==> flow/design.v <==
module mux2_1 (input logic in1, in2, se,
				output logic out);
always_comb
begin
	if(se)
	begin
		out = in2;
	end
	else
	begin
		out = in1;
	end
end
endmodule
module mux16_1(input logic in0, in1, in2, in3, in4, in5, in6, in7, in8, in9, in10, in11, in12,
				input logic in13, in14, in15,
				input logic [3:0] se,
				output logic out);
always_comb
begin			
	case(se)
		4'b0000:	out = in0;
		4'b0001:	out = in1;
		4'b0010:	out = in2;
		4'b0011:	out = in3;
		4'b0100:	out = in4;
		4'b0101:	out = in5;
		4'b0110:	out = in6;
		4'b0111:	out = in7;
		4'b1000:	out = in8;
		4'b1001:	out = in9;
		4'b1010:	out = in10;
		4'b1011:	out = in11;
		4'b1100:	out = in12;
		4'b1101:	out = in13;
		4'b1110:	out = in14;
		4'b1111:	out = in15;
	endcase
end
endmodule
module rng (input logic clk, reset,
				output logic [1023:0] out);
logic [239:0] temp, nxt;
always_ff @(posedge clk, negedge reset)
begin
	if (~reset)
	begin
		temp <= '1;
	end
	else
	begin
		temp <= nxt;
	end
end
assign nxt[0] = temp[0] ^ temp[4] ^ temp[20] ^ temp[72] ^ temp[206];   
assign nxt[1] = temp[1] ^ temp[5] ^ temp[21] ^ temp[73] ^ temp[207];   
assign nxt[2] = temp[2] ^ temp[6] ^ temp[22] ^ temp[74] ^ temp[208];   
assign nxt[3] = temp[3] ^ temp[7] ^ temp[23] ^ temp[75] ^ temp[209];   
assign nxt[4] = temp[4] ^ temp[8] ^ temp[24] ^ temp[76] ^ temp[212];   
assign nxt[5] = temp[5] ^ temp[9] ^ temp[25] ^ temp[77] ^ temp[213];   
assign nxt[6] = temp[6] ^ temp[10] ^ temp[26] ^ temp[78] ^ temp[214];   
assign nxt[7] = temp[7] ^ temp[11] ^ temp[27] ^ temp[79] ^ temp[215];   
assign nxt[8] = temp[8] ^ temp[12] ^ temp[28] ^ temp[80] ^ temp[218];   
assign nxt[9] = temp[9] ^ temp[13] ^ temp[29] ^ temp[81] ^ temp[219];   
assign nxt[10] = temp[10] ^ temp[14] ^ temp[30] ^ temp[82] ^ temp[220];   
assign nxt[11] = temp[11] ^ temp[15] ^ temp[31] ^ temp[83] ^ temp[221];   
assign nxt[12] = temp[12] ^ temp[16] ^ temp[32] ^ temp[84] ^ temp[224];   
assign nxt[13] = temp[13] ^ temp[17] ^ temp[33] ^ temp[85] ^ temp[225];   
assign nxt[14] = temp[14] ^ temp[18] ^ temp[34] ^ temp[86] ^ temp[226];   
assign nxt[15] = temp[15] ^ temp[19] ^ temp[35] ^ temp[87] ^ temp[227];   
assign nxt[16] = temp[16] ^ temp[20] ^ temp[36] ^ temp[88] ^ temp[230];   
assign nxt[17] = temp[17] ^ temp[21] ^ temp[37] ^ temp[89] ^ temp[231];   
assign nxt[18] = temp[18] ^ temp[22] ^ temp[38] ^ temp[90] ^ temp[232];   
assign nxt[19] = temp[19] ^ temp[23] ^ temp[39] ^ temp[91] ^ temp[233];   
assign nxt[20] = temp[20] ^ temp[24] ^ temp[40] ^ temp[92] ^ temp[236];   
assign nxt[21] = temp[21] ^ temp[25] ^ temp[41] ^ temp[93] ^ temp[237];   
assign nxt[22] = temp[22] ^ temp[26] ^ temp[42] ^ temp[94] ^ temp[238];   
assign nxt[23] = temp[23] ^ temp[27] ^ temp[43] ^ temp[95] ^ temp[239];   
assign nxt[24] = temp[24] ^ temp[28] ^ temp[44] ^ temp[96];   
assign nxt[25] = temp[25] ^ temp[29] ^ temp[45] ^ temp[97];   
assign nxt[26] = temp[26] ^ temp[30] ^ temp[46] ^ temp[98];   
assign nxt[27] = temp[27] ^ temp[31] ^ temp[47] ^ temp[99];   
assign nxt[28] = temp[28] ^ temp[32] ^ temp[48] ^ temp[100];   
assign nxt[29] = temp[29] ^ temp[33] ^ temp[49] ^ temp[101];   
assign nxt[30] = temp[30] ^ temp[34] ^ temp[50] ^ temp[102];   
assign nxt[31] = temp[31] ^ temp[35] ^ temp[51] ^ temp[103];   
assign nxt[32] = temp[32] ^ temp[36] ^ temp[52] ^ temp[104];   
assign nxt[33] = temp[33] ^ temp[37] ^ temp[53] ^ temp[105];   
assign nxt[34] = temp[34] ^ temp[38] ^ temp[54] ^ temp[106];   
assign nxt[35] = temp[35] ^ temp[39] ^ temp[55] ^ temp[107];   
assign nxt[36] = temp[36] ^ temp[40] ^ temp[56] ^ temp[108];   
assign nxt[37] = temp[37] ^ temp[41] ^ temp[57] ^ temp[109];   
assign nxt[38] = temp[38] ^ temp[42] ^ temp[58] ^ temp[110];   
assign nxt[39] = temp[39] ^ temp[43] ^ temp[59] ^ temp[111];   
assign nxt[40] = temp[40] ^ temp[44] ^ temp[60] ^ temp[112];   
assign nxt[41] = temp[41] ^ temp[45] ^ temp[61] ^ temp[113];   
assign nxt[42] = temp[42] ^ temp[46] ^ temp[62] ^ temp[114];   
assign nxt[43] = temp[43] ^ temp[47] ^ temp[63] ^ temp[115];   
assign nxt[44] = temp[44] ^ temp[48] ^ temp[64] ^ temp[116];   
assign nxt[45] = temp[45] ^ temp[49] ^ temp[65] ^ temp[117];   
assign nxt[46] = temp[46] ^ temp[50] ^ temp[66] ^ temp[118];   
assign nxt[47] = temp[47] ^ temp[51] ^ temp[67] ^ temp[119];   
assign nxt[48] = temp[48] ^ temp[52] ^ temp[68] ^ temp[120];   
assign nxt[49] = temp[49] ^ temp[53] ^ temp[69] ^ temp[121];   
assign nxt[50] = temp[50] ^ temp[54] ^ temp[70] ^ temp[122];   
assign nxt[51] = temp[51] ^ temp[55] ^ temp[71] ^ temp[123];   
assign nxt[52] = temp[52] ^ temp[56] ^ temp[72] ^ temp[124];   
assign nxt[53] = temp[53] ^ temp[57] ^ temp[73] ^ temp[125];   
assign nxt[54] = temp[54] ^ temp[58] ^ temp[74] ^ temp[126];   
assign nxt[55] = temp[55] ^ temp[59] ^ temp[75] ^ temp[127];   
assign nxt[56] = temp[56] ^ temp[60] ^ temp[76] ^ temp[128];   
assign nxt[57] = temp[57] ^ temp[61] ^ temp[77] ^ temp[129];   
assign nxt[58] = temp[58] ^ temp[62] ^ temp[78] ^ temp[130];   
assign nxt[59] = temp[59] ^ temp[63] ^ temp[79] ^ temp[131];   
assign nxt[60] = temp[60] ^ temp[64] ^ temp[80] ^ temp[132];   
assign nxt[61] = temp[61] ^ temp[65] ^ temp[81] ^ temp[133];   
assign nxt[62] = temp[62] ^ temp[66] ^ temp[82] ^ temp[134];   
assign nxt[63] = temp[63] ^ temp[67] ^ temp[83] ^ temp[135];   
assign nxt[64] = temp[64] ^ temp[68] ^ temp[84] ^ temp[136];   
assign nxt[65] = temp[65] ^ temp[69] ^ temp[85] ^ temp[137];   
assign nxt[66] = temp[66] ^ temp[70] ^ temp[86] ^ temp[138];   
assign nxt[67] = temp[67] ^ temp[71] ^ temp[87] ^ temp[139];   
assign nxt[68] = temp[68] ^ temp[72] ^ temp[88] ^ temp[140];   
assign nxt[69] = temp[69] ^ temp[73] ^ temp[89] ^ temp[141];   
assign nxt[70] = temp[70] ^ temp[74] ^ temp[90] ^ temp[142];   
assign nxt[71] = temp[71] ^ temp[75] ^ temp[91] ^ temp[143];   
assign nxt[72] = temp[72] ^ temp[76] ^ temp[92] ^ temp[144];   
assign nxt[73] = temp[73] ^ temp[77] ^ temp[93] ^ temp[145];   
assign nxt[74] = temp[74] ^ temp[78] ^ temp[94] ^ temp[146];   
assign nxt[75] = temp[75] ^ temp[79] ^ temp[95] ^ temp[147];   
assign nxt[76] = temp[76] ^ temp[80] ^ temp[96] ^ temp[148];   
assign nxt[77] = temp[77] ^ temp[81] ^ temp[97] ^ temp[149];   
assign nxt[78] = temp[78] ^ temp[82] ^ temp[98] ^ temp[150];   
assign nxt[79] = temp[79] ^ temp[83] ^ temp[99] ^ temp[151];   
assign nxt[80] = temp[80] ^ temp[84] ^ temp[100] ^ temp[152];   
assign nxt[81] = temp[81] ^ temp[85] ^ temp[101] ^ temp[153];   
assign nxt[82] = temp[82] ^ temp[86] ^ temp[102] ^ temp[154];   
assign nxt[83] = temp[83] ^ temp[87] ^ temp[103] ^ temp[155];   
assign nxt[84] = temp[84] ^ temp[88] ^ temp[104] ^ temp[156];   
assign nxt[85] = temp[85] ^ temp[89] ^ temp[105] ^ temp[157];   
assign nxt[86] = temp[86] ^ temp[90] ^ temp[106] ^ temp[158];   
assign nxt[87] = temp[87] ^ temp[91] ^ temp[107] ^ temp[159];   
assign nxt[88] = temp[88] ^ temp[92] ^ temp[108] ^ temp[160];   
assign nxt[89] = temp[89] ^ temp[93] ^ temp[109] ^ temp[161];   
assign nxt[90] = temp[90] ^ temp[94] ^ temp[110] ^ temp[162];   
assign nxt[91] = temp[91] ^ temp[95] ^ temp[111] ^ temp[163];   
assign nxt[92] = temp[92] ^ temp[96] ^ temp[112] ^ temp[164];   
assign nxt[93] = temp[93] ^ temp[97] ^ temp[113] ^ temp[165];   
assign nxt[94] = temp[94] ^ temp[98] ^ temp[114] ^ temp[166];   
assign nxt[95] = temp[95] ^ temp[99] ^ temp[115] ^ temp[167];   
assign nxt[96] = temp[96] ^ temp[100] ^ temp[116] ^ temp[168];   
assign nxt[97] = temp[97] ^ temp[101] ^ temp[117] ^ temp[169];   
assign nxt[98] = temp[98] ^ temp[102] ^ temp[118] ^ temp[170];   
assign nxt[99] = temp[99] ^ temp[103] ^ temp[119] ^ temp[171];   
assign nxt[100] = temp[100] ^ temp[104] ^ temp[120] ^ temp[172];   
assign nxt[101] = temp[101] ^ temp[105] ^ temp[121] ^ temp[173];   
assign nxt[102] = temp[102] ^ temp[106] ^ temp[122] ^ temp[174];   
assign nxt[103] = temp[103] ^ temp[107] ^ temp[123] ^ temp[175];   
assign nxt[104] = temp[104] ^ temp[108] ^ temp[124] ^ temp[176];   
assign nxt[105] = temp[105] ^ temp[109] ^ temp[125] ^ temp[177];   
assign nxt[106] = temp[106] ^ temp[110] ^ temp[126] ^ temp[178];   
assign nxt[107] = temp[107] ^ temp[111] ^ temp[127] ^ temp[179];   
assign nxt[108] = temp[108] ^ temp[112] ^ temp[128] ^ temp[180];   
assign nxt[109] = temp[109] ^ temp[113] ^ temp[129] ^ temp[181];   
assign nxt[110] = temp[110] ^ temp[114] ^ temp[130] ^ temp[182];   
assign nxt[111] = temp[111] ^ temp[115] ^ temp[131] ^ temp[183];   
assign nxt[112] = temp[112] ^ temp[116] ^ temp[132] ^ temp[184];   
assign nxt[113] = temp[113] ^ temp[117] ^ temp[133] ^ temp[185];   
assign nxt[114] = temp[114] ^ temp[118] ^ temp[134] ^ temp[186];   
assign nxt[115] = temp[115] ^ temp[119] ^ temp[135] ^ temp[187];   
assign nxt[116] = temp[116] ^ temp[120] ^ temp[136] ^ temp[188];   
assign nxt[117] = temp[117] ^ temp[121] ^ temp[137] ^ temp[189];   
assign nxt[118] = temp[118] ^ temp[122] ^ temp[138] ^ temp[190];   
assign nxt[119] = temp[119] ^ temp[123] ^ temp[139] ^ temp[191];   
assign nxt[120] = temp[120] ^ temp[124] ^ temp[140] ^ temp[192];   
assign nxt[121] = temp[121] ^ temp[125] ^ temp[141] ^ temp[193];   
assign nxt[122] = temp[122] ^ temp[126] ^ temp[142] ^ temp[194];   
assign nxt[123] = temp[123] ^ temp[127] ^ temp[143] ^ temp[195];   
assign nxt[124] = temp[124] ^ temp[128] ^ temp[144] ^ temp[196];   
assign nxt[125] = temp[125] ^ temp[129] ^ temp[145] ^ temp[197];   
assign nxt[126] = temp[126] ^ temp[130] ^ temp[146] ^ temp[198];   
assign nxt[127] = temp[127] ^ temp[131] ^ temp[147] ^ temp[199];   
assign nxt[128] = temp[128] ^ temp[132] ^ temp[148] ^ temp[200];   
assign nxt[129] = temp[129] ^ temp[133] ^ temp[149] ^ temp[201];   
assign nxt[130] = temp[130] ^ temp[134] ^ temp[150] ^ temp[202];   
assign nxt[131] = temp[131] ^ temp[135] ^ temp[151] ^ temp[203];   
assign nxt[132] = temp[132] ^ temp[136] ^ temp[152] ^ temp[204];   
assign nxt[133] = temp[133] ^ temp[137] ^ temp[153] ^ temp[205];   
assign nxt[134] = temp[134] ^ temp[138] ^ temp[154] ^ temp[206];   
assign nxt[135] = temp[135] ^ temp[139] ^ temp[155] ^ temp[207];   
assign nxt[136] = temp[136] ^ temp[140] ^ temp[156] ^ temp[210];   
assign nxt[137] = temp[137] ^ temp[141] ^ temp[157] ^ temp[211];   
assign nxt[138] = temp[138] ^ temp[142] ^ temp[158] ^ temp[212];   
assign nxt[139] = temp[139] ^ temp[143] ^ temp[159] ^ temp[213];   
assign nxt[140] = temp[140] ^ temp[144] ^ temp[160] ^ temp[216];   
assign nxt[141] = temp[141] ^ temp[145] ^ temp[161] ^ temp[217];   
assign nxt[142] = temp[142] ^ temp[146] ^ temp[162] ^ temp[218];   
assign nxt[143] = temp[143] ^ temp[147] ^ temp[163] ^ temp[219];   
assign nxt[144] = temp[144] ^ temp[148] ^ temp[164] ^ temp[222];   
assign nxt[145] = temp[145] ^ temp[149] ^ temp[165] ^ temp[223];   
assign nxt[146] = temp[146] ^ temp[150] ^ temp[166] ^ temp[224];   
assign nxt[147] = temp[147] ^ temp[151] ^ temp[167] ^ temp[225];   
assign nxt[148] = temp[148] ^ temp[152] ^ temp[168] ^ temp[228];   
assign nxt[149] = temp[149] ^ temp[153] ^ temp[169] ^ temp[229];   
assign nxt[150] = temp[150] ^ temp[154] ^ temp[170] ^ temp[230];   
assign nxt[151] = temp[151] ^ temp[155] ^ temp[171] ^ temp[231];   
assign nxt[152] = temp[152] ^ temp[156] ^ temp[172] ^ temp[234];   
assign nxt[153] = temp[153] ^ temp[157] ^ temp[173] ^ temp[235];   
assign nxt[154] = temp[154] ^ temp[158] ^ temp[174] ^ temp[236];   
assign nxt[155] = temp[155] ^ temp[159] ^ temp[175] ^ temp[237];   
assign nxt[156] = temp[156] ^ temp[160] ^ temp[176];   
assign nxt[157] = temp[157] ^ temp[161] ^ temp[177];   
assign nxt[158] = temp[158] ^ temp[162] ^ temp[178];   
assign nxt[159] = temp[159] ^ temp[163] ^ temp[179];   
assign nxt[160] = temp[160] ^ temp[164] ^ temp[180];   
assign nxt[161] = temp[161] ^ temp[165] ^ temp[181];   
assign nxt[162] = temp[162] ^ temp[166] ^ temp[182];   
assign nxt[163] = temp[163] ^ temp[167] ^ temp[183];   
assign nxt[164] = temp[164] ^ temp[168] ^ temp[184];   
assign nxt[165] = temp[165] ^ temp[169] ^ temp[185];   
assign nxt[166] = temp[166] ^ temp[170] ^ temp[186];   
assign nxt[167] = temp[167] ^ temp[171] ^ temp[187];   
assign nxt[168] = temp[168] ^ temp[172] ^ temp[188];   
assign nxt[169] = temp[169] ^ temp[173] ^ temp[189];   
assign nxt[170] = temp[170] ^ temp[174] ^ temp[190];   
assign nxt[171] = temp[171] ^ temp[175] ^ temp[191];   
assign nxt[172] = temp[172] ^ temp[176] ^ temp[192];   
assign nxt[173] = temp[173] ^ temp[177] ^ temp[193];   
assign nxt[174] = temp[174] ^ temp[178] ^ temp[194];   
assign nxt[175] = temp[175] ^ temp[179] ^ temp[195];   
assign nxt[176] = temp[176] ^ temp[180] ^ temp[196];   
assign nxt[177] = temp[177] ^ temp[181] ^ temp[197];   
assign nxt[178] = temp[178] ^ temp[182] ^ temp[198];   
assign nxt[179] = temp[179] ^ temp[183] ^ temp[199];   
assign nxt[180] = temp[180] ^ temp[184] ^ temp[200];   
assign nxt[181] = temp[181] ^ temp[185] ^ temp[201];   
assign nxt[182] = temp[182] ^ temp[186] ^ temp[202];   
assign nxt[183] = temp[183] ^ temp[187] ^ temp[203];   
assign nxt[184] = temp[184] ^ temp[188] ^ temp[204];   
assign nxt[185] = temp[185] ^ temp[189] ^ temp[205];   
assign nxt[186] = temp[186] ^ temp[190] ^ temp[206];   
assign nxt[187] = temp[187] ^ temp[191] ^ temp[207];   
assign nxt[188] = temp[188] ^ temp[192] ^ temp[210];   
assign nxt[189] = temp[189] ^ temp[193] ^ temp[211];   
assign nxt[190] = temp[190] ^ temp[194] ^ temp[212];   
assign nxt[191] = temp[191] ^ temp[195] ^ temp[213];   
assign nxt[192] = temp[192] ^ temp[196] ^ temp[216];   
assign nxt[193] = temp[193] ^ temp[197] ^ temp[217];   
assign nxt[194] = temp[194] ^ temp[198] ^ temp[218];   
assign nxt[195] = temp[195] ^ temp[199] ^ temp[219];   
assign nxt[196] = temp[196] ^ temp[200] ^ temp[222];   
assign nxt[197] = temp[197] ^ temp[201] ^ temp[223];   
assign nxt[198] = temp[198] ^ temp[202] ^ temp[224];   
assign nxt[199] = temp[199] ^ temp[203] ^ temp[225];   
assign nxt[200] = temp[200] ^ temp[204] ^ temp[228];   
assign nxt[201] = temp[201] ^ temp[205] ^ temp[229];   
assign nxt[202] = temp[202] ^ temp[206] ^ temp[230];   
assign nxt[203] = temp[203] ^ temp[207] ^ temp[231];   
assign nxt[204] = temp[204] ^ temp[210] ^ temp[234];   
assign nxt[205] = temp[205] ^ temp[211] ^ temp[235];   
assign nxt[206] = temp[206] ^ temp[212] ^ temp[236];   
assign nxt[207] = temp[207] ^ temp[213] ^ temp[237];   
assign nxt[208] = temp[208] ^ temp[214] ^ temp[238];   
assign nxt[209] = temp[209] ^ temp[215] ^ temp[239];   
assign nxt[210] = temp[210] ^ temp[216];   
assign nxt[211] = temp[211] ^ temp[217];   
assign nxt[212] = temp[212] ^ temp[218];   
assign nxt[213] = temp[213] ^ temp[219];   
assign nxt[214] = temp[214] ^ temp[220];   
assign nxt[215] = temp[215] ^ temp[221];   
assign nxt[216] = temp[216] ^ temp[222];   
assign nxt[217] = temp[217] ^ temp[223];   
assign nxt[218] = temp[218] ^ temp[224];   
assign nxt[219] = temp[219] ^ temp[225];   
assign nxt[220] = temp[220] ^ temp[226];   
assign nxt[221] = temp[221] ^ temp[227];   
assign nxt[222] = temp[222] ^ temp[228];   
assign nxt[223] = temp[223] ^ temp[229];   
assign nxt[224] = temp[224] ^ temp[230];   
assign nxt[225] = temp[225] ^ temp[231];   
assign nxt[226] = temp[226] ^ temp[232];   
assign nxt[227] = temp[227] ^ temp[233];   
assign nxt[228] = temp[228] ^ temp[234];   
assign nxt[229] = temp[229] ^ temp[235];   
assign nxt[230] = temp[230] ^ temp[236];   
assign nxt[231] = temp[231] ^ temp[237];   
assign nxt[232] = temp[232] ^ temp[238];   
assign nxt[233] = temp[233] ^ temp[239];   
assign nxt[234] = temp[234];   
assign nxt[235] = temp[235];   
assign nxt[236] = temp[236];   
assign nxt[237] = temp[237];   
assign nxt[238] = temp[238];   
assign nxt[239] = temp[239];   
always_comb
begin
	out = '1;
	out[456] = temp[0];
	out[457] = temp[1];
	out[458] = temp[2];
	out[459] = temp[3];
	out[466] = temp[4];
	out[467] = temp[5];
	out[468] = temp[6];
	out[469] = temp[7];
	out[476] = temp[8];
	out[477] = temp[9];
	out[478] = temp[10];
	out[479] = temp[11];
	out[486] = temp[12];
	out[487] = temp[13];
	out[488] = temp[14];
	out[489] = temp[15];
	out[496] = temp[16];
	out[497] = temp[17];
	out[498] = temp[18];
	out[499] = temp[19];
	out[506] = temp[20];
	out[507] = temp[21];
	out[508] = temp[22];
	out[509] = temp[23];
	out[516] = temp[24];
	out[517] = temp[25];
	out[518] = temp[26];
	out[519] = temp[27];
	out[526] = temp[28];
	out[527] = temp[29];
	out[528] = temp[30];
	out[529] = temp[31];
	out[536] = temp[32];
	out[537] = temp[33];
	out[538] = temp[34];
	out[539] = temp[35];
	out[546] = temp[36];
	out[547] = temp[37];
	out[548] = temp[38];
	out[549] = temp[39];
	out[556] = temp[40];
	out[557] = temp[41];
	out[558] = temp[42];
	out[559] = temp[43];
	out[566] = temp[44];
	out[567] = temp[45];
	out[568] = temp[46];
	out[569] = temp[47];
	out[576] = temp[48];
	out[577] = temp[49];
	out[578] = temp[50];
	out[579] = temp[51];
	out[586] = temp[52];
	out[587] = temp[53];
	out[588] = temp[54];
	out[589] = temp[55];
	out[596] = temp[56];
	out[597] = temp[57];
	out[598] = temp[58];
	out[599] = temp[59];
	out[606] = temp[60];
	out[607] = temp[61];
	out[608] = temp[62];
	out[609] = temp[63];
	out[616] = temp[64];
	out[617] = temp[65];
	out[618] = temp[66];
	out[619] = temp[67];
	out[626] = temp[68];
	out[627] = temp[69];
	out[628] = temp[70];
	out[629] = temp[71];
	out[636] = temp[72];
	out[637] = temp[73];
	out[638] = temp[74];
	out[639] = temp[75];
	out[646] = temp[76];
	out[647] = temp[77];
	out[648] = temp[78];
	out[649] = temp[79];
	out[656] = temp[80];
	out[657] = temp[81];
	out[658] = temp[82];
	out[659] = temp[83];
	out[666] = temp[84];
	out[667] = temp[85];
	out[668] = temp[86];
	out[669] = temp[87];
	out[676] = temp[88];
	out[677] = temp[89];
	out[678] = temp[90];
	out[679] = temp[91];
	out[686] = temp[92];
	out[687] = temp[93];
	out[688] = temp[94];
	out[689] = temp[95];
	out[696] = temp[96];
	out[697] = temp[97];
	out[698] = temp[98];
	out[699] = temp[99];
	out[706] = temp[100];
	out[707] = temp[101];
	out[708] = temp[102];
	out[709] = temp[103];
	out[716] = temp[104];
	out[717] = temp[105];
	out[718] = temp[106];
	out[719] = temp[107];
	out[726] = temp[108];
	out[727] = temp[109];
	out[728] = temp[110];
	out[729] = temp[111];
	out[736] = temp[112];
	out[737] = temp[113];
	out[738] = temp[114];
	out[739] = temp[115];
	out[746] = temp[116];
	out[747] = temp[117];
	out[748] = temp[118];
	out[749] = temp[119];
	out[756] = temp[120];
	out[757] = temp[121];
	out[758] = temp[122];
	out[759] = temp[123];
	out[766] = temp[124];
	out[767] = temp[125];
	out[768] = temp[126];
	out[769] = temp[127];
	out[776] = temp[128];
	out[777] = temp[129];
	out[778] = temp[130];
	out[779] = temp[131];
	out[786] = temp[132];
	out[787] = temp[133];
	out[788] = temp[134];
	out[789] = temp[135];
	out[796] = temp[136];
	out[797] = temp[137];
	out[798] = temp[138];
	out[799] = temp[139];
	out[806] = temp[140];
	out[807] = temp[141];
	out[808] = temp[142];
	out[809] = temp[143];
	out[816] = temp[144];
	out[817] = temp[145];
	out[818] = temp[146];
	out[819] = temp[147];
	out[826] = temp[148];
	out[827] = temp[149];
	out[828] = temp[150];
	out[829] = temp[151];
	out[836] = temp[152];
	out[837] = temp[153];
	out[838] = temp[154];
	out[839] = temp[155];
	out[846] = temp[156];
	out[847] = temp[157];
	out[848] = temp[158];
	out[849] = temp[159];
	out[856] = temp[160];
	out[857] = temp[161];
	out[858] = temp[162];
	out[859] = temp[163];
	out[866] = temp[164];
	out[867] = temp[165];
	out[868] = temp[166];
	out[869] = temp[167];
	out[876] = temp[168];
	out[877] = temp[169];
	out[878] = temp[170];
	out[879] = temp[171];
	out[886] = temp[172];
	out[887] = temp[173];
	out[888] = temp[174];
	out[889] = temp[175];
	out[896] = temp[176];
	out[897] = temp[177];
	out[898] = temp[178];
	out[899] = temp[179];
	out[906] = temp[180];
	out[907] = temp[181];
	out[908] = temp[182];
	out[909] = temp[183];
	out[916] = temp[184];
	out[917] = temp[185];
	out[918] = temp[186];
	out[919] = temp[187];
	out[926] = temp[188];
	out[927] = temp[189];
	out[928] = temp[190];
	out[929] = temp[191];
	out[936] = temp[192];
	out[937] = temp[193];
	out[938] = temp[194];
	out[939] = temp[195];
	out[946] = temp[196];
	out[947] = temp[197];
	out[948] = temp[198];
	out[949] = temp[199];
	out[956] = temp[200];
	out[957] = temp[201];
	out[958] = temp[202];
	out[959] = temp[203];
	out[966] = temp[204];
	out[967] = temp[205];
	out[968] = temp[206];
	out[969] = temp[207];
	out[970] = temp[208];
	out[971] = temp[209];
	out[976] = temp[210];
	out[977] = temp[211];
	out[978] = temp[212];
	out[979] = temp[213];
	out[980] = temp[214];
	out[981] = temp[215];
	out[986] = temp[216];
	out[987] = temp[217];
	out[988] = temp[218];
	out[989] = temp[219];
	out[990] = temp[220];
	out[991] = temp[221];
	out[996] = temp[222];
	out[997] = temp[223];
	out[998] = temp[224];
	out[999] = temp[225];
	out[1000] = temp[226];
	out[1001] = temp[227];
	out[1006] = temp[228];
	out[1007] = temp[229];
	out[1008] = temp[230];
	out[1009] = temp[231];
	out[1010] = temp[232];
	out[1011] = temp[233];
	out[1016] = temp[234];
	out[1017] = temp[235];
	out[1018] = temp[236];
	out[1019] = temp[237];
	out[1020] = temp[238];
	out[1021] = temp[239];
end
endmodule
module d_ff (input logic d, strobe, clk, reset,
			output logic q);
logic strobe_q;
always_ff@(posedge clk, negedge reset)
begin
	if(~reset)
	begin
		q <= 0;
		strobe_q <= 1'b1;
	end
	else
	begin
		strobe_q <= strobe;
		if (strobe & ~strobe_q)
			q <= d;
	end
end
endmodule
module lut_int (input logic in, reset, clk,
				input logic [7:0] challenge,
				output logic out);
logic top_lo, top_hi, top_chain, bottom_lo, bottom_hi, bottom_chain;
logic [1023:0] mem;
rng rng1(.clk(clk), .reset(reset), .out(mem));
mux2_1 t0(.in1(mem[456]), .in2(mem[457]), .se(in), .out(top_lo));
mux2_1 t1(.in1(mem[458]), .in2(mem[459]), .se(in), .out(top_hi));
mux2_1 t2(.in1(top_lo), .in2(top_hi), .se(challenge[7]), .out(top_chain));
mux2_1 b0(.in1(mem[968]), .in2(mem[969]), .se(in), .out(bottom_lo));
mux2_1 b1(.in1(mem[970]), .in2(mem[971]), .se(in), .out(bottom_hi));
mux2_1 b2(.in1(bottom_lo), .in2(bottom_hi), .se(challenge[7]), .out(bottom_chain));
d_ff d0(.d(top_chain), .strobe(bottom_chain), .clk(clk), .reset(reset), .q(out));
endmodule
module chain(input logic [7:0] challenge,
			input logic in, reset, clk,
			output logic [7:0] out_chain);
wire [7:0] temp_chain;
lut_int c1(.in(in), .reset(reset), .clk(clk), .challenge(challenge), .out(temp_chain[0]));
lut_int c2(.in(in), .reset(reset), .clk(clk), .challenge(challenge), .out(temp_chain[1]));
lut_int c3(.in(in), .reset(reset), .clk(clk), .challenge(challenge), .out(temp_chain[2]));
lut_int c4(.in(in), .reset(reset), .clk(clk), .challenge(challenge), .out(temp_chain[3]));
lut_int c5(.in(in), .reset(reset), .clk(clk), .challenge(challenge), .out(temp_chain[4]));
lut_int c6(.in(in), .reset(reset), .clk(clk), .challenge(challenge), .out(temp_chain[5]));
lut_int c7(.in(in), .reset(reset), .clk(clk), .challenge(challenge), .out(temp_chain[6]));
lut_int c8(.in(in), .reset(reset), .clk(clk), .challenge(challenge), .out(temp_chain[7]));
assign out_chain = temp_chain;
endmodule
module lfsr #(parameter size = 8) (input logic clk, en_lfsr, reset,
									input logic [size-1 : 0] in_lfsr,
									output logic [size-1 : 0] out_lfsr);
logic shift;
always_ff@(posedge clk, negedge reset)
begin
	if(~reset)
	begin
		out_lfsr <= '0;
		shift <= 1'b0;
	end
	else
	begin
		if (en_lfsr)
		begin
			shift <= out_lfsr[7] ^ out_lfsr[6] ^ out_lfsr[5] ^ out_lfsr[0];
			out_lfsr <= {shift, out_lfsr[size-2:0]};
		end
		else
		begin
			out_lfsr <= in_lfsr;
		end
	end
end
endmodule
module arbiter_puf #(parameter challenge_size = 8, response_width = 24)
					(input logic [challenge_size-1 : 0] challenge,
					input logic clk, reset,
					output logic [response_width-1 : 0] response);
logic [challenge_size-1 : 0] out_lfsr;
logic [31:0] out_muxchain;
logic temp_out_mux1, temp_out_mux2;
logic out_mux1, out_mux2, en;
logic [7:0] count;
logic temp_comp;
logic [response_width-1 : 0] temp_response;
lfsr #(challenge_size) lfsr1(.clk(clk), .en_lfsr(en), .reset(reset), .in_lfsr(challenge), .out_lfsr(out_lfsr));
logic [7:0] out_chain0, out_chain1;
chain c0 (.in(en), .clk(clk), .reset(reset), .challenge(out_lfsr), .out_chain(out_chain0));
chain c1 (.in(en), .clk(clk), .reset(reset), .challenge(out_lfsr), .out_chain(out_chain1));
assign out_muxchain[7:0] = out_chain0;
assign out_muxchain[15:8] = out_chain1;
assign out_muxchain[31:16] = '0;
mux16_1 m3(.in0(out_muxchain[0]), .in1(out_muxchain[1]), .in2(out_muxchain[2]), .in3(out_muxchain[3]), .in4(out_muxchain[4]), .in5(out_muxchain[5]), .in6(out_muxchain[6]), .in7(out_muxchain[7]), .in8(out_muxchain[8]), .in9(out_muxchain[9]), .in10(out_muxchain[10]), .in11(out_muxchain[11]), .in12(out_muxchain[12]), .in13(out_muxchain[13]), .in14(out_muxchain[14]), .in15(out_muxchain[15]), .se(out_lfsr[3:0]), .out(temp_out_mux1)); 
mux16_1 m4(.in0(out_muxchain[16]), .in1(out_muxchain[17]), .in2(out_muxchain[18]), .in3(out_muxchain[19]), .in4(out_muxchain[20]), .in5(out_muxchain[21]), .in6(out_muxchain[22]), .in7(out_muxchain[23]), .in8(out_muxchain[24]), .in9(out_muxchain[25]), .in10(out_muxchain[26]), .in11(out_muxchain[27]), .in12(out_muxchain[28]), .in13(out_muxchain[29]), .in14(out_muxchain[30]), .in15(out_muxchain[31]), .se(out_lfsr[7:4]), .out(temp_out_mux2));
assign  out_mux1 = temp_out_mux1;
assign  out_mux2 = temp_out_mux2;
always_ff@(posedge clk, negedge reset)
begin:SEQ
	if(~reset)
	begin
		count <= '0;
		temp_response <= '0;
		temp_comp <= '0;
		response <= '0;
		en <= 0;
	end
	else
	begin
		if(count < response_width)
		begin
			if(out_mux1 > out_mux2)
			begin
				temp_comp <= 1;
			end
			else
			begin
				temp_comp <= 0;
			end
			temp_response <= {temp_comp, temp_response[response_width-1 : 1]};
			count <= count + 1;
			en <= 1;
		end
		else if (count == response_width)
		begin
			en <= 0;
			response <= temp_response;
			count <= '0;
		end
	end
end
endmodule
; From RTL to reports: arbiter_puf
; Tool output for the design above, in the order of the flow.
; Lines are those of the file above, counted from 1.
; Operators carry their Yosys type and port widths (W data, S select, Z words).
; Library cell names are shortened.
; A cell with - has no value.
[design]
design = arbiter_puf
clock_port = clk
library = sky130hd
lib_corner = tt_025C_1v80

; After elaboration
; Source: Yosys, flattened and elaborated, memories not mapped. Widths are those after wreduce. Registers that Yosys merges into a memory's read port (data or address) are not register bits. Print and check cells do not count. Equal cells are merged and count once.
[classes]
n_cmp = 2
equal = 31
reduce_logical = 5
mux = 104
add_sub_neg = 1
n_logic = 10020
[op_table]
columns = op, n
row1 = $xor A1 B1 Y1, 9667
row2 = $not A1 Y1, 337
row3 = $mux W1, 100
row4 = $eq A4 B4 Y1 const B, 16
row5 = $eq A4 B3 Y1 const B, 8
row6 = $mux W8, 3
row7 = $and A1 B1 Y1, 16
row8 = $reduce_or A16 Y1, 1
row9 = $eq A4 B2 Y1 const B, 4
row10 = $pmux W1 S16, 1
row11 = $eq A4 B1 Y1 const B, 2
row12 = $logic_not A4 Y1, 2
row13 = $add A8 B1 Y8 const B, 1
row14 = $lt A8 B5 Y1 const B, 1
row15 = $eq A8 B5 Y1 const B, 1
row16 = $reduce_and A2 Y1, 1
row17 = $reduce_bool A2 Y1, 1
row18 = $gt A1 B1 Y1, 1
[bits]
out_inout_bits = 24
elab_cells = 10219
regBits = 3843

; Depth
; Yosys ltp: most cells in a row. Word level: on the elaborated netlist, between registers, memories and ports. Mapped: between sequential cells and ports; inverters and the memories' decode and read muxes count.
[logic_depth]
ltp_word = 5
ABC_AREA = 0
depth_mapped = 6

; Mapped cells and area
; Source: synth_stat.txt of the flow (Yosys; design flattened, memories mapped). It holds for the ABC_AREA given above (unset counts as 0); a run with the other value may have another netlist.
[mapped]
flip_flops = 3842
stdcells = 14215
mapped_area_mm2 = 0.1896519
buffers = 397
[by_type]
columns = cell, n, type_area_um2
row1 = dfstp_2, 3760, 9.88E+04
row2 = xnor2_1, 7268, 6.37E+04
row3 = xor2_1, 2400, 2.1E+04
row4 = dfrtp_1, 82, 2.05E+03
row5 = clkbuf_1, 374, 1.4E+03
row6 = mux4_1, 18, 472.954
row7 = mux2_2, 36, 405.389
row8 = inv_1, 98, 367.853
row9 = mux4_2, 16, 360.346
row10 = nand2_1, 80, 300.288
row11 = mux2_4, 12, 180.173
row12 = nor2b_4, 12, 165.158
row13 = clkbuf_8, 5, 68.816
row14 = buf_2, 12, 60.058
row15 = buf_6, 3, 33.782
row16 = nor2b_1, 5, 31.28
row17 = mux2i_1, 3, 30.029
row18 = a2111oi_4, 1, 27.526
; Other cell types: 16; their cells: 30.
; The figures by module come from a second, unflattened synthesis with its own total; it is not the netlist above.
[unflattened]
hier_cells = 26547
hier_area_mm2 = 0.2874294
; Each row is one instance without its submodules.
[by_module]
columns = module, mod_area_mm2, cells, n_inst
row1 = rng, 0.0176081, 1638, 16
row2 = arbiter_puf, 0.002351, 142, 1
row3 = mux2_1, 0.000015, 1, 96
row4 = d_ff, 0.0000801, 4, 16
row5 = lfsr (size=8), 0.0003553, 23, 1
row6 = mux16_1, 0.0001351, 7, 2
row7 = chain, 0, 0, 2
row8 = lut_int, 0, 0, 16

; Worst setup path after synthesis
; OpenSTA on the mapped netlist: ideal clock, no wires. The path of least setup slack (recovery checks aside). Input and output delay are each 20% of the period. Register names are those of the netlist, which keeps one name where synthesis merged equal registers.
[synth_timing]
path_type = register to output
start = register response[0]
end = output response[0]
arrival_time_ps = 382
path_slack_ps = 6018
required_ps = 6400
delay_ps = 382
t_first_pin_ps = 0
path_stages = 1
tclk_ps = 8000
n_path_buf = 0
out_delay_ps = 1600
period_less_setup_slack_ps = 1982
; "delay_ps" is the arrival time less input delay plus setup time.
; At an output port there is no setup time.
; "path_stages": output pins that drive a net of the path, with the launching flip-flop's if there is one; two outputs of one cell count as two.
; "period_less_setup_slack_ps" is the clock period less the worst setup slack; recovery checks do not enter. This is arithmetic on one report: input and output delays are still those of the set period (20% each).
[synth_via]
cell_sequence = dfrtp_1
elab_chain_len = 0
[synth_rtl]
columns = element, line_no
row1 = "start, declared", 614  ; output logic [response_width-1 : 0] response);
row2 = "start, assigned", 640  ; response <= '0;
row3 = "start, assigned", 662  ; response <= temp_response;
row4 = "end, declared", 614

; Path in the finished layout
; From the final timing report of flow run A: the path of least setup slack in the routed layout; clock arrival at registers is part of the times.
; The path's times are printed in steps of 10 ps; the period is the one set.
[layout_timing]
path_type = register to output
start = register response[18]
end = output response[18]
n_path_buf = 1
arrival_time_ps = 1870
out_delay_ps = 1210
t_first_pin_ps = 960
tclk_ps = 6050
path_slack_ps = 2970
required_ps = 4840
path_stages = 2
[layout_via]
cell_sequence = dfrtp_1 clkdlybuf4s50_1
elab_chain_len = 0
[layout_rtl]
columns = element, line_no
row1 = "start, declared", 614  ; output logic [response_width-1 : 0] response);
row2 = "start, assigned", 640  ; response <= '0;
row3 = "start, assigned", 662  ; response <= temp_response;
row4 = "end, declared", 614

; 5 stored runs of arbiter_puf in the flow (synthesis by Yosys, layout by OpenROAD, sky130hd cells), in arbitrary order. Constraints: input delay and output delay 20% of the set period each, output load 0.01 pF.
; "achieved_period_ps" is the run's clock period less its worst setup slack. It is reckoned from that one timing run; input and output delays stay at 20% of the period that was set.
; "worst_path_allowed_less_slack_ps" means the part of the period allowed to the worst setup path (the constraints hold back 20% at inputs and 20% at outputs) less its slack; where the path has registers, the arrival times of their clocks count too.
; By "fin_power_uw" is meant OpenSTA's value without simulated activity: inputs other than the clock are taken to toggle once in ten clock periods, and the tool carries that through the logic.
; "worst_path_allowed_less_slack_ps" is given in steps of 10 ps.

[flow run A: settings]
CORE_UTILIZATION = 43
CTS_CLUSTER_SIZE = 89
GPL_ROUTABILITY_DRIVEN = 1
MAX_ROUTING_LAYER = met4
PLACE_DENSITY = 0.57
period_ns = 6.05
CAP_MARGIN = 20
CORE_MARGIN = 2
SLEW_MARGIN = 20
[flow run A: results]
total_negative_slack_ps = 0
fin_power_uw = 53791
final_setup_ws_ps = 2974
total_die_area_mm2 = 0.446378
synthesis_area_mm2 = 0.1896519
finalUtil_pct = 48.2
worst_path_allowed_less_slack_ps = 1870
timing.worst_path_kind = register to output
achieved_period_ps = 3076

[flow run B: settings]
CAP_MARGIN = 15
CELL_PAD_IN_SITES_DETAIL_PLACEMENT = 0
CELL_PAD_IN_SITES_GLOBAL_PLACEMENT = 2
CORE_MARGIN = 5
CORE_UTILIZATION = 46
CTS_CLUSTER_SIZE = 100
GPL_ROUTABILITY_DRIVEN = 0
GPL_TIMING_DRIVEN = 1
HOLD_SLACK_MARGIN = 0.05
MAX_ROUTING_LAYER = met5
MIN_ROUTING_LAYER = met1
PLACE_DENSITY_LB_ADDON = 0.01
SLEW_MARGIN = 10
period_ns = 6.32
[flow run B: results]
achieved_period_ps = 3099
total_negative_slack_ps = 0
total_die_area_mm2 = 0.425228
finalUtil_pct = 51.2
worst_path_allowed_less_slack_ps = 1830
timing.worst_path_kind = register to output
fin_power_uw = 50439
final_setup_ws_ps = 3221
synthesis_area_mm2 = 0.1896519

[flow run C: settings]
ABC_AREA = 1
CELL_PAD_IN_SITES_GLOBAL_PLACEMENT = 3
CORE_UTILIZATION = 15
CTS_CLUSTER_SIZE = 68
GPL_ROUTABILITY_DRIVEN = 0
MAX_ROUTING_LAYER = met5
MIN_ROUTING_LAYER = met1
SETUP_SLACK_MARGIN = -0.16
TNS_END_PERCENT = 80
period_ns = 3.48
CAP_MARGIN = 20
CORE_MARGIN = 2
SLEW_MARGIN = 20
[flow run C: results]
total_negative_slack_ps = 0
total_die_area_mm2 = 1.27646
worst_path_allowed_less_slack_ps = 2000
timing.worst_path_kind = register to output
achieved_period_ps = 2693
final_setup_ws_ps = 787
fin_power_uw = 98050
synthesis_area_mm2 = 0.1901161
finalUtil_pct = 18.0

[flow run D: settings]
CELL_PAD_IN_SITES_DETAIL_PLACEMENT = 2
HOLD_SLACK_MARGIN = 0.21
TNS_END_PERCENT = 45
period_ns = 8.0
CAP_MARGIN = 20
CORE_MARGIN = 2
CORE_UTILIZATION = 40
SLEW_MARGIN = 20
[flow run D: results]
final_setup_ws_ps = 4065
finalUtil_pct = 44.9
achieved_period_ps = 3935
fin_power_uw = 41189
worst_path_allowed_less_slack_ps = 2340
timing.worst_path_kind = register to output
total_negative_slack_ps = 0
synthesis_area_mm2 = 0.1896519
total_die_area_mm2 = 0.479653

[flow run E: settings]
CAP_MARGIN = 35
CELL_PAD_IN_SITES_DETAIL_PLACEMENT = 0
CELL_PAD_IN_SITES_GLOBAL_PLACEMENT = 2
CORE_MARGIN = 5
CORE_UTILIZATION = 46
CTS_CLUSTER_SIZE = 100
GPL_ROUTABILITY_DRIVEN = 0
GPL_TIMING_DRIVEN = 1
HOLD_SLACK_MARGIN = 0.06
MAX_ROUTING_LAYER = met4
MIN_ROUTING_LAYER = met1
PLACE_DENSITY_LB_ADDON = 0.01
SLEW_MARGIN = 10
period_ns = 6.32
[flow run E: results]
fin_power_uw = 51213
total_negative_slack_ps = 0
synthesis_area_mm2 = 0.1896519
total_die_area_mm2 = 0.425228
final_setup_ws_ps = 3208
worst_path_allowed_less_slack_ps = 1850
timing.worst_path_kind = register to output
achieved_period_ps = 3112
finalUtil_pct = 51.4
